==> flow/design.v <==
module mult32x32_fsm (
    input logic clk,               
    input logic reset,             
    input logic start,             
    output logic busy,             
    output logic [1:0] a_sel,      
    output logic b_sel,            
    output logic [2:0] shift_sel,  
    output logic upd_prod,         
    output logic clr_prod          
);
	typedef enum { idle, handle1, handle2, handle3, handle4, handle5, handle6, handle7, handle8} sm_type;
	sm_type current_state;
	sm_type next_state;
	always_ff @(posedge clk, posedge reset) begin
		if (reset== 1'b1) begin
			current_state <=idle;
		end
		else begin
			current_state <= next_state;
		end
	end
	always_comb begin
		next_state= current_state;
		busy=1'b1;
		upd_prod= 1'b1;
		clr_prod= 1'b0;
		a_sel= 2'b0;
		b_sel= 1'b0;
		shift_sel= 3'b0;
		case(current_state)
			idle: begin
				if(start== 1'b0) begin
					next_state=idle;
					busy=1'b0;
					upd_prod=1'b0;
				end
				else begin
					next_state=handle1;
					busy=1'b0;
					upd_prod=1'b0;
					clr_prod=1'b1;
				end
			end
			handle1: begin
				next_state= handle2;
				a_sel=2'b0;
				b_sel=1'b0;
				shift_sel=3'b0;
			end
			handle2: begin
				next_state= handle3;
				a_sel=2'b01;
				b_sel=1'b0;
				shift_sel=3'b001;
			end
			handle3: begin
				next_state= handle4;
				a_sel=2'b10;
				b_sel=1'b0;
				shift_sel=3'b010;
			end
			handle4: begin
				next_state= handle5;
				a_sel=2'b11;
				b_sel=1'b0;
				shift_sel=3'b011;
			end
			handle5: begin
				next_state= handle6;
				a_sel=2'b0;
				b_sel=1'b1;
				shift_sel=3'b010;
			end
			handle6: begin
				next_state= handle7;
				a_sel=2'b01;
				b_sel=1'b1;
				shift_sel=3'b011;
			end
			handle7: begin
				next_state= handle8;
				a_sel=2'b10;
				b_sel=1'b1;
				shift_sel=3'b100;
			end
			handle8: begin
				next_state= idle;
				a_sel=2'b11;
				b_sel=1'b1;
				shift_sel=3'b101;
			end
		endcase
	end
endmodule
module mult32x32_arith (
    input logic clk,              
    input logic reset,            
    input logic [31:0] a,         
    input logic [31:0] b,         
    input logic [1:0] a_sel,      
    input logic b_sel,            
    input logic [2:0] shift_sel,  
    input logic upd_prod,         
    input logic clr_prod,         
    output logic [63:0] product   
);
logic [15:0] out16;
logic [7:0] out8;
always_comb begin
	case(a_sel)
		2'b00: out8 = a[7:0];
		2'b01: out8 = a[15:8];
		2'b10: out8 = a[23:16];
		2'b11: out8 = a[31:24];
	endcase
end
always_comb begin
	case(b_sel)
		1'b0: out16 = b[15:0];
		1'b1: out16 = b[31:16];
	endcase
end
logic [23:0] mult;
always_comb begin
	mult = out16 * out8;
end
logic [63:0] shifted;
always_comb begin
	shifted = 64'b0;
	case(shift_sel)
		3'b000: shifted = mult;
		3'b001: shifted = mult << 8; 
		3'b010: shifted = mult << 16;
		3'b011: shifted = mult << 24;
		3'b100: shifted = mult << 32;
		3'b101: shifted = mult << 40;
	endcase
end
always_ff @(posedge clk, posedge reset) begin
	if(reset == 1'b1) begin 
		product <= 64'b0;
	end
	else begin
		if(clr_prod == 1'b1) begin
			product <= 64'b0;
		end
		else if (upd_prod == 1'b1) begin
			product <= product + shifted;
		end
	end
end
endmodule
module mult32x32 (
    input logic clk,             
    input logic reset,           
    input logic start,           
    input logic [31:0] a,        
    input logic [31:0] b,        
    output logic busy,           
    output logic [63:0] product  
);
logic [1:0] a_sel;
logic b_sel;
logic [2:0] shift_sel;
logic upd_prod;
logic clr_prod;
mult32x32_fsm fsm(
	.clk(clk),
	.reset(reset),
	.start(start),
	.busy(busy),
	.a_sel(a_sel),
	.b_sel(b_sel),
	.shift_sel(shift_sel),
	.upd_prod(upd_prod),
	.clr_prod(clr_prod)
);
mult32x32_arith arith(
	.clk(clk),
	.reset(reset),
	.a(a),
	.b(b),
	.a_sel(a_sel),
	.b_sel(b_sel),
	.shift_sel(shift_sel),
	.upd_prod(upd_prod),
	.clr_prod(clr_prod),
	.product(product)
);
endmodule
Tool chain data of mult32x32:

Tool output for the design above, in the order of the flow.
Line numbers count from 1 in the design file above.
Operators: Yosys type, input widths -> output width; for muxes data width and select width s.
Library cell names are shortened.
Not given: --

* top module: mult32x32
* clock: clk
* library: sky130hd
* library corner: tt_025C_1v80

Elaborated design:

Yosys after proc, flatten, opt, wreduce and memory -nomap, before mapping. Memory bits, and registers merged into a memory's read port (data or address), are not among the register bits. Print and check cells are not counted.

* flip-flop bits (word level): 96
* output and inout port bits: 65
* word-level cells: 45

* reductions and logical operators: 11
* eq/ne operators: 16
* $add $sub $neg: 1
* multiplexer cells: 13
* bitwise operators: 1
* multipliers: 1

Operator list (number)
* $pmux 64 s6: 1
* $pmux 32 s9: 1
* $mul 16x8->24: 1
* $eq 32x3->1 const B: 4
* $mux 64: 2
* $eq 32x2->1 const B: 2
* $add 64x64->64: 1
* $eq 32x1->1 const B: 1
* $eq 32x4->1 const B: 1
* $logic_not 32->1: 1
* $pmux 16 s2: 1
* $pmux 8 s4: 1
* $pmux 3 s5: 1
* $reduce_or 2->1: 5
* $reduce_bool 9->1: 1
* $eq 3x2->1 const B: 2
* $eq 3x3->1 const B: 2
* $pmux 2 s3: 1
* $mux 1: 5
* $eq 2x2->1 const B: 2
* $reduce_or 4->1: 1
* $eq 3x1->1 const B: 1
* $logic_not 3->1: 1
* $eq 2x1->1 const B: 1
* $logic_not 2->1: 1
* $reduce_bool 2->1: 1
* $not 1->1: 1

Longest topological paths:

Longest topological path by Yosys (ltp), each cell counted once; first at word level (registers and memories cut), then after technology mapping (sequential cells cut; the memories' decode and read muxes count).

* depth in word-level cells: 10
* ABC_AREA: 0
* mapped depth: 39
* depth with buffers taken out: 35

After synthesis:

Yosys stat after the flow's synthesis: flattened, memories mapped to cells. It holds for the ABC_AREA given above (unset counts as 0); a run with the other value may have another netlist.

* buffers: 65
* mapped area: 11561.1 µm²
* cells in the netlist: 1490
* mapped flip-flops: 73

Cell types
* dfrtp_1: number 72, area in all 1.8E+03 µm²
* fa_1: number 85, area in all 1.7E+03 µm²
* ha_1: number 107, area in all 1.34E+03 µm²
* nor2_1: number 195, area in all 731.952 µm²
* nand2_1: number 153, area in all 574.301 µm²
* o21ai_0: number 105, area in all 525.504 µm²
* inv_1: number 128, area in all 480.461 µm²
* a21oi_1: number 86, area in all 430.413 µm²
* a21o_1: number 53, area in all 397.882 µm²
* xnor2_1: number 41, area in all 359.094 µm²
* xor2_1: number 30, area in all 262.752 µm²
* clkbuf_1: number 52, area in all 195.187 µm²
* mux2i_1: number 18, area in all 180.173 µm²
* nand3b_1: number 21, area in all 157.651 µm²
* o22ai_1: number 25, area in all 156.4 µm²
* o21bai_1: number 20, area in all 150.144 µm²
* nand4_1: number 21, area in all 131.376 µm²
* or2_2: number 21, area in all 131.376 µm²

Not listed: further types 58, cells in them 257.
The figures by module come from a second, unflattened synthesis with its own total; it is not the netlist above.

* cell total of the unflattened synthesis: 1469
* area (unflattened synthesis): 11788.8 µm²

Each row is one instance without its submodules.

Modules
* mult32x32_arith: cells 1449, instances 1, area 11489.8 µm², sequential area 1601.5 µm²
* mult32x32_fsm: cells 20, instances 1, area 299.0 µm², sequential area 226.5 µm²
* mult32x32: cells 0, instances 1, area 0.0 µm², sequential area 0.0 µm²

Worst setup path after synthesis:

Source: OpenSTA report_checks on the synthesized netlist (no wires, ideal clock, input and output delay 20% of the period each), path of least setup slack; recovery checks are left aside. Register names are those of the netlist, which keeps one name where synthesis merged equal registers.

* path kind: in2reg
* from: in a[23]
* to: reg (name not given)
* required time: 11.878 ns
* arrival: 9.518 ns
* time at the first pin: 2.400 ns
* path delay: 7.240 ns
* setup slack: 2.361 ns
* external input delay: 2.400 ns
* stages on the path: 30
* period: 12.0 ns
* period reached after synthesis: 9.639 ns

"path delay" is the arrival time less input delay plus setup time.
"stages on the path" counts driving pins, that of a launching flip-flop among them; a cell with two outputs on the path counts twice.
"period reached after synthesis" is the clock period less the worst setup slack; recovery checks do not enter. This is arithmetic on one report: input and output delays are still those of the set period (20% each).
Between the ends stands the longest chain of elaborated cells between them, by number of cells; it is not shown to be the way that was timed. Of several equally long chains one is given.
Each line given opens the expression or statement behind the cell; cells for indexed reads and writes are added by Yosys, which also makes memories of some case tables.

* cell sequence: nand2_1 nand2_1 o21ai_1 clkbuf_1 nor2_1 fa_1 fa_1 fa_1 inv_1 fa_1 inv_1 ha_1 o21a_1 o21ai_0 nor3b_2 nor4_1 o31ai_1 nor4_1 a211oi_1 o2bb2a_1 o22ai_1 ha_1 clkbuf_1 nand4_1 or3_1 a211o_1 a211oi_2 o21ai_1 a21o_1 a32o_1
* cells in the longest elaborated chain: 6
* elaborated cells between the ends (all ways): 6
* classes of those cells: add/sub (1); mul (1); mux (4)

RTL lines, path post-synthesis
* start, declared: RTL line 158 `input logic [31:0] a,`
* $pmux 8 s4: RTL line 111 `case(a_sel)`
* $mul 16x8->24: RTL line 126 `mult = out16 * out8;`
* $pmux 64 s6: RTL line 131 `case(shift_sel)`
* $add 64x64->64: RTL line 149
* $mux 64: RTL line 148 `else if (upd_prod == 1'b1) begin`
* $mux 64: RTL line 145 `if(clr_prod == 1'b1) begin`
* end, assigned: RTL line 146
* end, assigned: RTL line 149
* end, declared: RTL line 106

Path in the finished layout:

Path of least setup slack in the final report of flow run A (OpenROAD, finished layout, wires in). Where an end is a register, its clock arrival counts in the times.

* path kind: reg2reg
* from: reg fsm.current_state
* to: reg (name not given)
* time at the first pin: 0.39 ns
* arrival: 9.11 ns
* period: 6.93 ns
* setup slack: -1.95 ns
* required time: 7.17 ns
* stages on the path: 42

Where an end lacks its bit number, it is one bit of the signal, or one of the new flip-flops if synthesis recoded a state register.

* cell sequence: dfrtp_1 buf_4 nor4_4 buf_4 buf_12 nand2_1 nand3_2 o21ai_4 buf_12 buf_16 buf_4 nor2_4 fa_2 fa_1 fa_1 inv_1 fa_1 inv_2 [... 6 more ...] xnor2_1 buf_4 buf_6 nor2_4 a21oi_4 o21ai_2 ha_1 buf_4 nand4_1 nor3_2 nand3_1 a21oi_2 nor3_2 o21ai_2 buf_6 a41oi_2 xnor2_1 o21ai_1

RTL lines, path after layout
* start, declared: RTL line 13 `sm_type current_state;`
* start, assigned: RTL line 17 `current_state <=idle;`
* start, assigned: RTL line 20 `current_state <= next_state;`
* end, assigned: RTL line 142
* end, assigned: RTL line 149
* end, declared: RTL line 106

Chain of elaborated cells between the ends: none given.

Subject: flow runs of mult32x32

Hi,

Design mult32x32 on sky130hd. What follows are 3 stored runs of the flow, each under its own settings; their order means nothing. The constraints put input and output delay at 20% of the set period each and load the outputs with 0.01 pF.
"reached clock period" means the clock period less the worst setup slack. The figure is calculated, with input and output delays left at 20% of the set period.
"critical path time" = time allowed to the worst setup path (clock period - input delay - output delay, where it has them) - its slack; a late launch clock adds to it, a late capture clock takes from it.

### Flow run A

==> flow/run.sh <==
#!/bin/bash
# the make line also repeats the synthesis and layout settings of config.mk as NAME=value (left out here)
make -C /OpenROAD-flow-scripts/flow DESIGN_CONFIG=/design/flow/config.mk WORK_HOME=/design/flow/orfs CLKGATE_MAP_FILE= finish
==> flow/config.mk <==
export PLATFORM = sky130hd
export DESIGN_NAME = mult32x32
export DESIGN_NICKNAME = mult32x32
export VERILOG_FILES = /design/flow/design.v
export SDC_FILE = /design/flow/constraint.sdc
export NUM_CORES = 4
export LEC_CHECK = 0
export ABC_AREA = 0
export CAP_MARGIN = 25
export CELL_PAD_IN_SITES_DETAIL_PLACEMENT = 2
export CELL_PAD_IN_SITES_GLOBAL_PLACEMENT = 1
export CORE_MARGIN = 2
export CORE_UTILIZATION = 24
export CTS_CLUSTER_DIAMETER = 163
export CTS_CLUSTER_SIZE = 17
export MAX_ROUTING_LAYER = met5
export PLACE_DENSITY_LB_ADDON = 0.13
export SETUP_SLACK_MARGIN = 0.99
export SLEW_MARGIN = 20
==> flow/constraint.sdc <==
create_clock -name core_clock -period 6.93 [get_ports {clk}]
set_input_delay 1.3860 -clock core_clock [delete_from_list [all_inputs] [get_ports {clk}]]
set_output_delay 1.3860 -clock core_clock [all_outputs]
set_load 0.01 [all_outputs]

Results of flow run A:
- Synthesized cell area: 11561.1 µm²
- Utilization in the final report: 0.453
- Area inside the die boundary: 49943.3 µm²
- Std-cell area (final layout): 21564.4 µm²
- Setup total negative slack: -75.271 ns
- Setup slack of the worst path: -1.946 ns
- Worst hold slack in the final report: 0.383 ns
- Critical path time: 8.88 ns
- Kind of the worst setup path: reg2reg
- Reached clock period: 8.876 ns

### Flow run B

==> flow/run.sh <==
#!/bin/bash
# the make line also repeats the synthesis and layout settings of config.mk as NAME=value (left out here)
make -C /OpenROAD-flow-scripts/flow DESIGN_CONFIG=/design/flow/config.mk WORK_HOME=/design/flow/orfs CLKGATE_MAP_FILE= finish
==> flow/config.mk <==
export PLATFORM = sky130hd
export DESIGN_NAME = mult32x32
export DESIGN_NICKNAME = mult32x32
export VERILOG_FILES = /design/flow/design.v
export SDC_FILE = /design/flow/constraint.sdc
export NUM_CORES = 4
export LEC_CHECK = 0
export ABC_AREA = 0
export CAP_MARGIN = 40
export CELL_PAD_IN_SITES_GLOBAL_PLACEMENT = 1
export CORE_ASPECT_RATIO = 1.13
export CORE_MARGIN = 9
export CORE_UTILIZATION = 48
export CTS_CLUSTER_DIAMETER = 280
export CTS_CLUSTER_SIZE = 15
export GPL_TIMING_DRIVEN = 1
export MAX_ROUTING_LAYER = met4
export PLACE_DENSITY = 0.74
export SLEW_MARGIN = 30
export TNS_END_PERCENT = 15
==> flow/constraint.sdc <==
create_clock -name core_clock -period 8.29 [get_ports {clk}]
set_input_delay 1.6580 -clock core_clock [delete_from_list [all_inputs] [get_ports {clk}]]
set_output_delay 1.6580 -clock core_clock [all_outputs]
set_load 0.01 [all_outputs]

Results of flow run B:
- Synthesized cell area: 11561.1 µm²
- Utilization in the final report: 0.767
- Area inside the die boundary: 30007.0 µm²
- Std-cell area (final layout): 17898.4 µm²
- Setup total negative slack: -6.515 ns
- Setup slack of the worst path: -0.411 ns
- Worst hold slack in the final report: 0.364 ns
- Critical path time: 7.04 ns
- Kind of the worst setup path: in2reg
- Reached clock period: 8.701 ns

### Flow run C

==> flow/run.sh <==
#!/bin/bash
# the make line also repeats the synthesis and layout settings of config.mk as NAME=value (left out here)
make -C /OpenROAD-flow-scripts/flow DESIGN_CONFIG=/design/flow/config.mk WORK_HOME=/design/flow/orfs CLKGATE_MAP_FILE= finish
==> flow/config.mk <==
export PLATFORM = sky130hd
export DESIGN_NAME = mult32x32
export DESIGN_NICKNAME = mult32x32
export VERILOG_FILES = /design/flow/design.v
export SDC_FILE = /design/flow/constraint.sdc
export NUM_CORES = 4
export LEC_CHECK = 0
export ABC_AREA = 0
export CAP_MARGIN = 40
export CELL_PAD_IN_SITES_GLOBAL_PLACEMENT = 1
export CORE_ASPECT_RATIO = 0.73
export CORE_MARGIN = 2
export CORE_UTILIZATION = 48
export CTS_CLUSTER_DIAMETER = 280
export CTS_CLUSTER_SIZE = 27
export GPL_TIMING_DRIVEN = 1
export MAX_ROUTING_LAYER = met4
export PLACE_DENSITY = 0.74
export SLEW_MARGIN = 30
export TNS_END_PERCENT = 15
==> flow/constraint.sdc <==
create_clock -name core_clock -period 8.29 [get_ports {clk}]
set_input_delay 1.6580 -clock core_clock [delete_from_list [all_inputs] [get_ports {clk}]]
set_output_delay 1.6580 -clock core_clock [all_outputs]
set_load 0.01 [all_outputs]

Results of flow run C:
- Synthesized cell area: 11561.1 µm²
- Utilization in the final report: 0.778
- Area inside the die boundary: 25358.4 µm²
- Std-cell area (final layout): 18416.4 µm²
- Setup total negative slack: -9.004 ns
- Setup slack of the worst path: -0.409 ns
- Worst hold slack in the final report: 0.398 ns
- Critical path time: 7.04 ns
- Kind of the worst setup path: in2reg
- Reached clock period: 8.699 ns

Regards
